==> flow/design.v <==
module ctr #(
	parameter ADR_WIDTH = 6
)(
	input wire clk_i,
	input wire rst_i,
	input wire carry_i,
	input wire [2-1:0] op_i,
	output reg [1-1:0] ctr_marmux_o,
	output reg [2-1:0] ctr_carrymux_o,
	output reg ctr_pc_reg_en_o,
	output reg ctr_a_reg_en_o,
	output reg ctr_mar_reg_en_o,
	output reg ctr_d_reg_en_o,
	output reg ctr_we_o,
	output reg [2-1:0] ctr_aluop_o
);
	localparam STATE_WIDTH = 12;
	localparam [STATE_WIDTH-1:0]
		s_fi	=	12'b000_000_000_001,
		s_rm	=	12'b000_000_000_010,
		s_nf	=	12'b000_000_000_100,
		s_nc	=	12'b000_000_001_000,
		s_af	=	12'b000_000_010_000,
		s_ac	=	12'b000_000_100_000,
		s_jc	=	12'b000_001_000_000,
		s_sw	=	12'b000_010_000_000,
		s_pm	=	12'b000_100_000_000,
		s_nw	=	12'b001_000_000_000,
		s_aw	=	12'b010_000_000_000,
		s_fw	=	12'b100_000_000_000;
	reg [STATE_WIDTH-1:0] current, next;
	always @(posedge clk_i) begin:sequential
		if (rst_i) begin
			current <= s_fi;
		end else begin
			current <= next;
		end
	end
	always @* begin:combnext
	case (current)
		s_fi:
			next = s_fw;
		s_fw:
			next = s_rm;
		s_rm:
			case (op_i)
				2'b00 : begin
					next = s_nf;
				end
				2'b01 : begin
					next = s_af;
				end
				2'b10 : begin
					next = s_sw;
				end
				2'b11 : begin
					if (carry_i) begin
						next = s_jc;
					end else begin
						next = s_fi;
					end
				end
				default:
					next = s_fi;
			endcase
		s_nf:
			next = s_nw;
                s_nw:
                        next = s_nc;
		s_nc:
			next = s_pm;
		s_af:
			next = s_aw;
                s_aw:
                        next = s_ac;
		s_ac:
			next = s_pm;
		s_jc:
			next = s_pm;
		s_sw:
			next = s_pm;
		s_pm:
			next = s_fi;
		default:
			next = s_fi;
	endcase
	end
	always @* begin:combout
	case(current)
		s_fi:
		begin
			ctr_pc_reg_en_o = 1'b1;
			ctr_marmux_o = 1'b1;
			ctr_mar_reg_en_o = 1'b0;
			ctr_aluop_o = 2'b01;
			ctr_a_reg_en_o = 1'b0;
			ctr_we_o = 1'b0;
			ctr_d_reg_en_o = 1'b0;
			ctr_carrymux_o = 2'b00;
		end
		s_fw:
		begin
			ctr_pc_reg_en_o = 1'b1;
			ctr_marmux_o = 1'b1;
			ctr_mar_reg_en_o = 1'b0;
			ctr_aluop_o = 2'b01;
			ctr_a_reg_en_o = 1'b0;
			ctr_we_o = 1'b0;
			ctr_d_reg_en_o = 1'b1;
			ctr_carrymux_o = 2'b00;
		end
		s_rm:
		begin
			ctr_pc_reg_en_o = 1'b0;
			ctr_marmux_o = 1'b0;
			ctr_mar_reg_en_o = 1'b1;
			ctr_aluop_o = 2'b01;
			ctr_a_reg_en_o = 1'b0;
			ctr_we_o = 1'b0;
			ctr_d_reg_en_o = 1'b0;
			ctr_carrymux_o = 2'b00;
		end
		s_nf:
		begin
			ctr_pc_reg_en_o = 1'b0;
			ctr_marmux_o = 1'b1;
			ctr_mar_reg_en_o = 1'b0;
			ctr_aluop_o = 2'b01;
			ctr_a_reg_en_o = 1'b0;
			ctr_we_o = 1'b0;
			ctr_d_reg_en_o = 1'b0;
			ctr_carrymux_o = 2'b00;
		end
		s_nw:
		begin
			ctr_pc_reg_en_o = 1'b0;
			ctr_marmux_o = 1'b1;
			ctr_mar_reg_en_o = 1'b0;
			ctr_aluop_o = 2'b01;
			ctr_a_reg_en_o = 1'b0;
			ctr_we_o = 1'b0;
			ctr_d_reg_en_o = 1'b1;
			ctr_carrymux_o = 2'b00;
		end
		s_nc:
		begin
			ctr_pc_reg_en_o = 1'b0;
			ctr_marmux_o = 1'b1;
			ctr_mar_reg_en_o = 1'b0;
			ctr_aluop_o = 2'b00;
			ctr_a_reg_en_o = 1'b1;
			ctr_we_o = 1'b0;
			ctr_d_reg_en_o = 1'b0;
			ctr_carrymux_o = 2'b01;
		end
		s_af:
		begin
			ctr_pc_reg_en_o = 1'b0;
			ctr_marmux_o = 1'b1;
			ctr_mar_reg_en_o = 1'b0;
			ctr_aluop_o = 2'b01;
			ctr_a_reg_en_o = 1'b0;
			ctr_we_o = 1'b0;
			ctr_d_reg_en_o = 1'b0;
			ctr_carrymux_o = 2'b00;
		end
		s_aw:
		begin
			ctr_pc_reg_en_o = 1'b0;
			ctr_marmux_o = 1'b1;
			ctr_mar_reg_en_o = 1'b0;
			ctr_aluop_o = 2'b01;
			ctr_a_reg_en_o = 1'b0;
			ctr_we_o = 1'b0;
			ctr_d_reg_en_o = 1'b1;
			ctr_carrymux_o = 2'b00;
		end
		s_ac:
		begin
			ctr_pc_reg_en_o = 1'b0;
			ctr_marmux_o = 1'b1;
			ctr_mar_reg_en_o = 1'b0;
			ctr_aluop_o = 2'b01;
			ctr_a_reg_en_o = 1'b1;
			ctr_we_o = 1'b0;
			ctr_d_reg_en_o = 1'b0;
			ctr_carrymux_o = 2'b01;
		end
		s_jc:
		begin
			ctr_pc_reg_en_o = 1'b0;
			ctr_marmux_o = 1'b1;
			ctr_mar_reg_en_o = 1'b0;
			ctr_aluop_o = 2'b01;
			ctr_a_reg_en_o = 1'b0;
			ctr_we_o = 1'b0;
			ctr_d_reg_en_o = 1'b0;
			ctr_carrymux_o = 2'b10;
		end
		s_sw:
		begin
			ctr_pc_reg_en_o = 1'b0;
			ctr_marmux_o = 1'b1;
			ctr_mar_reg_en_o = 1'b0;
			ctr_aluop_o = 2'b01;
			ctr_a_reg_en_o = 1'b0;
			ctr_we_o = 1'b1;
			ctr_d_reg_en_o = 1'b0;
			ctr_carrymux_o = 2'b00;
		end
		s_pm:
		begin
			ctr_pc_reg_en_o = 1'b0;
			ctr_marmux_o = 1'b1;
			ctr_mar_reg_en_o = 1'b1;
			ctr_aluop_o = 2'b01;
			ctr_a_reg_en_o = 1'b0;
			ctr_we_o = 1'b0;
			ctr_d_reg_en_o = 1'b0;
			ctr_carrymux_o = 2'b00;
		end
		default:
		begin
			ctr_pc_reg_en_o = 1'b0;
			ctr_marmux_o = 1'b1;
			ctr_mar_reg_en_o = 1'b1;
			ctr_aluop_o = 2'b01;
			ctr_a_reg_en_o = 1'b0;
			ctr_we_o = 1'b0;
			ctr_d_reg_en_o = 1'b0;
			ctr_carrymux_o = 2'b00;
		end
	endcase
	end
endmodule
module adr #(
	parameter ADR_WIDTH = 6
)(
	input wire clk_i,
	input wire rst_i,
	input wire [ADR_WIDTH-1:0] adr_i,
	input wire [1-1:0] ctr_marmux_i,
	input wire ctr_mar_reg_en_i,
	input wire ctr_pc_reg_en_i,
	output wire [ADR_WIDTH-1:0] adr_o
);
	reg [ADR_WIDTH-1:0] mar_reg;
	reg [ADR_WIDTH-1:0] mar_reg_next;
	reg [ADR_WIDTH-1:0] pc_reg;
	reg [ADR_WIDTH-1:0] pc_reg_next;
	always @(posedge clk_i) begin:seq
		if (rst_i) begin
			pc_reg <= 0;
			mar_reg <= 0;
		end else begin
			if (ctr_pc_reg_en_i) begin
				pc_reg <= pc_reg_next;
			end
			if (ctr_mar_reg_en_i) begin
				mar_reg <= mar_reg_next;
			end
		end
	end
	always @* begin:comb
		pc_reg_next = mar_reg + 1'd1;
		case (ctr_marmux_i)
			1'b0 : begin
				mar_reg_next = adr_i;
			end
			1'b1 : begin
				mar_reg_next = pc_reg;
			end
			default:
				mar_reg_next = pc_reg;
		endcase
	end
	assign adr_o = mar_reg;
endmodule
module dat #(
	parameter DATA_WIDTH = 8
)(
	input wire clk_i,
	input wire rst_i,
	input wire [DATA_WIDTH-1:0] data_i,
	input wire [2-1:0] ctr_aluop_i,
	input wire ctr_a_reg_en_i,
	input wire [2-1:0] ctr_carrymux_i,
	output wire carry_o,
	output wire [DATA_WIDTH-1:0] data_o
);
	reg [DATA_WIDTH-1:0] a_reg;
	reg [DATA_WIDTH-1:0] a_reg_next;
	reg carry_reg;
	reg carry_next;
	reg carry_alu;
	always @(posedge clk_i) begin:seq
		if (rst_i) begin
			a_reg <= 0;
			carry_reg <= 0;
		end else begin
			if (ctr_a_reg_en_i) begin
				a_reg <= a_reg_next;
			end
			carry_reg <= carry_next;
		end
	end
	always @* begin:comb
		case (ctr_aluop_i)
			2'b00 : begin
				{carry_alu, a_reg_next} =
					{1'b0, ~(a_reg | data_i)};
			end
			2'b01 : begin
				{carry_alu, a_reg_next} =
					a_reg + data_i;
			end
			2'b11 : begin
				{carry_alu, a_reg_next} = {1'b0, a_reg};
			end
			2'b10 : begin
				{carry_alu, a_reg_next} = {carry_reg, a_reg};
			end
			default:
				{carry_alu, a_reg_next} = {carry_reg, a_reg};
		endcase
		case (ctr_carrymux_i)
			2'b00 : begin
				carry_next = carry_reg;
			end
			2'b01 : begin
				carry_next = carry_alu;
			end
			2'b10 : begin
				carry_next = 0;
			end
			default:
				carry_next = carry_reg;
		endcase
	end
	assign data_o = a_reg;
	assign carry_o = carry_reg;
endmodule
module alpacacorn #(
	parameter ADR_WIDTH = 6,
	parameter DATA_WIDTH = 8
)(
	input wire clk_i,
	input wire rst_i,
	input wire [DATA_WIDTH-1:0] data_i,
	output wire [DATA_WIDTH-1:0] data_o,
	output wire [ADR_WIDTH-1:0] adr_o,
	output wire we_o
);
	wire carry_dat_ctr;
	wire [2-1:0] ctr_carrymux_ctr_dat;
	wire ctr_a_reg_en_ctr_dat;
	wire [1-1:0] ctr_marmux_ctr_adr;
	wire ctr_mar_reg_en_ctr_adr;
	wire ctr_pc_reg_en_ctr_adr;
	wire ctr_d_reg_en;
	wire [2-1:0] ctr_aluop_ctr_dat;
	reg [DATA_WIDTH-1:0] d_reg;
	always @(posedge clk_i) begin:seq
		if (rst_i) begin
			d_reg <= 0;
		end else begin
			if (ctr_d_reg_en) begin
				d_reg <= data_i;
			end
		end
	end
	ctr #(
		.ADR_WIDTH(ADR_WIDTH)
	) i_ctr (
		.clk_i(clk_i),
		.rst_i(rst_i),
		.carry_i(carry_dat_ctr),
		.op_i(d_reg[DATA_WIDTH-1:DATA_WIDTH-2]),
		.ctr_marmux_o(ctr_marmux_ctr_adr),
		.ctr_carrymux_o(ctr_carrymux_ctr_dat),
		.ctr_a_reg_en_o(ctr_a_reg_en_ctr_dat),
		.ctr_d_reg_en_o(ctr_d_reg_en),
		.ctr_mar_reg_en_o(ctr_mar_reg_en_ctr_adr),
		.ctr_pc_reg_en_o(ctr_pc_reg_en_ctr_adr),
		.ctr_aluop_o(ctr_aluop_ctr_dat),
		.ctr_we_o(we_o)
	);
	adr #(
		.ADR_WIDTH(ADR_WIDTH)
	) i_adr (
		.clk_i(clk_i),
		.rst_i(rst_i),
		.adr_i(d_reg[ADR_WIDTH-1:0]),
		.ctr_marmux_i(ctr_marmux_ctr_adr),
		.ctr_mar_reg_en_i(ctr_mar_reg_en_ctr_adr),
		.ctr_pc_reg_en_i(ctr_pc_reg_en_ctr_adr),
		.adr_o(adr_o)
	);
	dat #(
		.DATA_WIDTH(DATA_WIDTH)
	) i_dat (
		.clk_i(clk_i),
		.rst_i(rst_i),
		.data_i(d_reg),
		.ctr_aluop_i(ctr_aluop_ctr_dat),
		.ctr_carrymux_i(ctr_carrymux_ctr_dat),
		.ctr_a_reg_en_i(ctr_a_reg_en_ctr_dat),
		.carry_o(carry_dat_ctr),
		.data_o(data_o)
	);
endmodule
# == Reports on alpacacorn ==
# Tool output for the design above before and after an edit, in the order of the flow.
# Lines under "orig" count in the file above, lines under "edited" in the edited file.
# "diff": "edited" minus "orig" as printed here.
# Operators: Yosys type, input widths -> output width; for muxes data width and select width s.
# Cell names lack the library's common part.
# Not given: --
# inputs
top_module,alpacacorn
clock_port,clk_i
cell_library,sky130hd
corner,tt_025C_1v80

# == The edit ==
# Unified diff, file above to edited file.
# This change comes from a script, not from a designer. The edited design behaves differently; no optimisation was intended.
# begin of diff
@@ -154,15 +154,4 @@
 			ctr_carrymux_o = 2'b01;
 		end
-		s_af:
-		begin
-			ctr_pc_reg_en_o = 1'b0;
-			ctr_marmux_o = 1'b1;
-			ctr_mar_reg_en_o = 1'b0;
-			ctr_aluop_o = 2'b01;
-			ctr_a_reg_en_o = 1'b0;
-			ctr_we_o = 1'b0;
-			ctr_d_reg_en_o = 1'b0;
-			ctr_carrymux_o = 2'b00;
-		end
 		s_aw:
 		begin
# end of diff

# == Elaborated design ==
# Counts by Yosys on the flattened word-level netlist (proc, flatten, opt, wreduce; memories kept). Register bits leave out memories and registers merged into their read ports (data or address). Print and check cells are left out. Cells with the same type and inputs are merged into one.
# word_totals
element,orig,edited,diff
ram_bits,0,0,0
clocked_rd_ports_x_width,0,0,0
rom_bits,0,0,0
in_bits,10,10,0
regBits,41,41,0
latch_bits,0,0,0
n_memories,0,0,0
# op_classes
element,orig,edited,diff
n_logic,4,4,0
multipliers,0,0,0
reduce_logical,10,10,0
n_addsub,2,2,0
mux,13,13,0
div,0,0,0
cmp,0,0,0
equal,20,20,0
shifts,0,0,0
# ops
op,orig,edited,diff
$reduce_or 10->1,1,0,-1
$reduce_or 9->1,0,1,1
$mux 1,6,6,0
$eq 2x2->1 const B,3,3,0
$eq 1x2->1 const B,2,2,0
$eq 2x1->1 const B,2,2,0
$logic_not 2->1,2,2,0
$not 1->1,2,2,0
$reduce_or 2->1,2,2,0
$add 6x1->6 const B,1,1,0
$add 8x8->9,1,1,0
$eq 1x1->1 const B,1,1,0
$eq 12x1->1 const B,1,1,0
$eq 12x10->1 const B,1,1,0
$eq 12x11->1 const B,1,1,0
$eq 12x12->1 const B,1,1,0
$eq 12x2->1 const B,1,1,0
$eq 12x3->1 const B,1,1,0
$eq 12x4->1 const B,1,1,0
$eq 12x5->1 const B,1,1,0
$eq 12x6->1 const B,1,1,0
$eq 12x7->1 const B,1,1,0
$eq 12x8->1 const B,1,1,0
$mux 7,1,1,0
$ne 2x2->1 const B,1,1,0
$not 8->8,1,1,0
$or 8x8->8,1,1,0
$pmux 1 s2,1,1,0
# Not every row of either side is listed.

# == Depth ==
# Yosys ltp: most cells in a row. Word level: on the elaborated netlist, between registers, memories and ports. Mapped: between sequential cells and ports; inverters and the memories' decode and read muxes count.
# logic_depth
element,orig,edited,diff
ltp_word,6,6,0
ABC_AREA,0,0,--
mapped_depth,8,8,0

# == Synthesis result ==
# Source: synth_stat.txt of the flow (Yosys; design flattened, memories mapped). It holds for the ABC_AREA given above (unset counts as 0); a run with the other value may have another netlist.
# types
cell_type,orig,edited,diff
a21oi_1,21,12,-9
nor2_1,40,33,-7
clkbuf_1,4,9,5
a211oi_2,0,5,5
nor2_2,0,4,4
mux2i_1,16,19,3
xor2_1,5,2,-3
buf_1,3,0,-3
buf_2,3,0,-3
nor4_1,3,0,-3
or2_2,1,4,3
nor4b_1,0,3,3
inv_1,19,21,2
or3_1,2,0,-2
o22ai_1,1,3,2
a211oi_1,8,9,1
nand3_1,6,5,-1
nor2b_1,6,7,1
# Not every row of either side is listed.
# synth_totals
element,orig,edited,diff
mapped_cells,232,237,5
yosys_area_um2,2029.4,2175.8,146.4
n_buf,10,11,1
flip_flops,41,41,0
seq_area_um2,820.8,820.8,0.0
# By module: a second synthesis without flattening, with its own total; a netlist apart from the flattened one above.
# hier_totals
element,orig,edited,diff
hier_cells,231,230,-1
area_unflattened_um2,2133.3,2142.1,8.8
# Each row is one instance without its submodules.
# by_module_orig
mod,n_cells,mod_area_um2,instances,seq_area_um2
dat #(DATA_WIDTH=8),108,902.1,1,180.2
adr #(ADR_WIDTH=6),56,530.5,1,240.2
ctr #(ADR_WIDTH=6),41,415.4,1,240.2
alpacacorn,26,285.3,1,160.2
# by_module_edited
mod,n_cells,mod_area_um2,instances,seq_area_um2
dat #(DATA_WIDTH=8),108,902.1,1,180.2
adr #(ADR_WIDTH=6),56,530.5,1,240.2
ctr #(ADR_WIDTH=6),40,424.2,1,240.2
alpacacorn,26,285.3,1,160.2

# == Timing after synthesis ==
# Source: OpenSTA report_checks on the synthesized netlist (no wires, ideal clock, input and output delay 20% of the period each), path of least setup slack; recovery checks are left aside. Register names are those of the netlist, which keeps one name where synthesis merged equal registers.
# synth_timing
element,orig,edited,diff
path_kind,register to register,register to register,--
start,register i_dat.a_reg[0],register i_dat.a_reg[0],--
end,register i_dat.carry_reg,register i_dat.a_reg[6],--
slack_ps,453,723,270
tclk_ps,2500,2500,0
delay_ps,2046,1778,-268
arrival_ps,1976,1718,-258
driving_pins,9,9,0
setup_ps,70,60,-10
synth_period_reached_ps,2047,1777,-270
# "delay_ps" is the arrival time less input delay plus setup time.
# "driving_pins" counts driving pins, that of a launching flip-flop among them; a cell with two outputs on the path counts twice.
# "synth_period_reached_ps" = period - worst setup slack (recovery checks aside). The figure is calculated, with input and output delays left at 20% of the set period.
# Between the ends stands the longest chain of elaborated cells between them, by number of cells; it is not shown to be the way that was timed. Of several equally long chains one is given.
# Each line given opens the expression or statement behind the cell; cells for indexed reads and writes are added by Yosys, which also makes memories of some case tables.
# synth_via_orig
cell_sequence,dfxtp_1 -> ha_1 -> inv_1 -> fa_1 -> and2b_1 -> o2111ai_1 -> and4b_1 -> or3_1 -> a21oi_1
elab_chain_cells,3
cone_cells,3
lines_between,3
# synth_lines_orig
element,line_no,text
start: declaration,291,reg [DATA_WIDTH-1:0] a_reg;
start: assignment,298,a_reg <= 0;
start: assignment,302,a_reg <= a_reg_next;
$add 8x8->9,315,a_reg + data_i;
$pmux 9 s3,308,case (ctr_aluop_i)
$pmux 1 s2,326,case (ctr_carrymux_i)
end: assignment,299,carry_reg <= 0;
end: assignment,304,carry_reg <= carry_next;
end: declaration,293,reg carry_reg;
# synth_via_edited
cell_sequence,dfxtp_1 -> ha_1 -> inv_1 -> fa_1 -> nor2b_1 -> o31a_1 -> o21ai_1 -> mux2i_1 -> o311a_1
elab_chain_cells,2
cone_cells,2
lines_between,2
# synth_lines_edited
element,line_no,text
start: declaration,280,reg [DATA_WIDTH-1:0] a_reg;
start: assignment,287,a_reg <= 0;
start: assignment,291,a_reg <= a_reg_next;
$add 8x8->9,304,a_reg + data_i;
$pmux 9 s3,297,case (ctr_aluop_i)
end: assignment,287,
end: assignment,291,
end: declaration,280,

# == Timing after layout ==
# Path of least setup slack in the final report of each run of pair A (OpenROAD, finished layout, wires in). Where an end is a register, its clock arrival counts in the times.
# The report prints the path's times to 10 ps; the period is as set.
# layout_timing
element,orig,edited,diff
path_kind,register to register,register to register,--
start,register d_reg[0],register i_dat.a_reg[0],--
end,register i_dat.carry_reg,register i_dat.a_reg[6],--
tclk_ps,2500,2500,0
driving_pins,9,9,0
slack_ps,360,570,210
arrival_ps,2360,2170,-190
setup_ps,60,50,-10
# Between the ends stands the longest chain of elaborated cells between them, by number of cells; it is not shown to be the way that was timed. Of several equally long chains one is given.
# layout_via_orig
cell_sequence,dfxtp_1 -> ha_1 -> inv_1 -> fa_1 -> and2b_1 -> o2111ai_1 -> and4b_1 -> or3_1 -> a21oi_1
elab_chain_cells,3
cone_cells,3
lines_between,3
# layout_lines_orig
element,line_no,text
start: declaration,362,reg [DATA_WIDTH-1:0] d_reg;
start: assignment,365,d_reg <= 0;
start: assignment,368,d_reg <= data_i;
$add 8x8->9,315,a_reg + data_i;
$pmux 9 s3,308,case (ctr_aluop_i)
$pmux 1 s2,326,case (ctr_carrymux_i)
end: assignment,299,carry_reg <= 0;
end: assignment,304,carry_reg <= carry_next;
end: declaration,293,reg carry_reg;
# layout_via_edited
cell_sequence,dfxtp_1 -> ha_1 -> inv_1 -> fa_1 -> nor2b_1 -> o31a_1 -> o21ai_1 -> mux2i_1 -> o311a_1
elab_chain_cells,2
cone_cells,2
lines_between,2
# layout_lines_edited
element,line_no,text
start: declaration,280,reg [DATA_WIDTH-1:0] a_reg;
start: assignment,287,a_reg <= 0;
start: assignment,291,a_reg <= a_reg_next;
$add 8x8->9,304,a_reg + data_i;
$pmux 9 s3,297,case (ctr_aluop_i)
end: assignment,287,
end: assignment,291,
end: declaration,280,

# == Flow runs ==
# Runs of the flow (Yosys, OpenROAD) on both versions; the two runs of a pair have the same settings. The constraints put input and output delay at 20% of the set period each and load the outputs with 0.01 pF.
# settings_pair_A
period_ns,2.5
CAP_MARGIN,20
CORE_MARGIN,2
CORE_UTILIZATION,40
SLEW_MARGIN,20
# measured_pair_A
element,orig,edited,diff
final_stdcell_area_um2,2464.9,2588.7,123.8
dieArea_um2,5659.6,6045.8,386.2
finish.utilization_frac,0.512,0.5,-0.012
synthesis_area_um2,2029.4,2175.8,146.4
fin_tns_ps,0,0,0
hold_ws_ps,411,412,1
clock_period_reached_ps,2137,1926,-211
worstSetupSlack_ps,363,574,211
power_total_uw,1370,1441,71
# settings_pair_B
CAP_MARGIN,30
CELL_PAD_IN_SITES_GLOBAL_PLACEMENT,0
CORE_UTILIZATION,15
CTS_CLUSTER_DIAMETER,66
GPL_ROUTABILITY_DRIVEN,0
MAX_ROUTING_LAYER,met4
MIN_ROUTING_LAYER,met2
PLACE_DENSITY,0.46
SLEW_MARGIN,15
TNS_END_PERCENT,55
period_ns,2.33
CORE_MARGIN,2
# measured_pair_B
element,orig,edited,diff
final_stdcell_area_um2,2646.3,2758.9,112.6
dieArea_um2,14475.7,15485.3,1009.6
finish.utilization_frac,0.2,0.192,-0.008
synthesis_area_um2,2029.4,2175.8,146.4
fin_tns_ps,0,0,0
hold_ws_ps,402,407,5
clock_period_reached_ps,2110,2062,-48
worstSetupSlack_ps,220,268,48
power_total_uw,1667,1644,-23
# By "clock_period_reached_ps" is meant the clock period of the run minus its worst setup slack. This is arithmetic on one report: input and output delays are still those of the set period (20% each).
# "power_total_uw" rests on the timing tool's default activity at the inputs, not on a simulated workload.
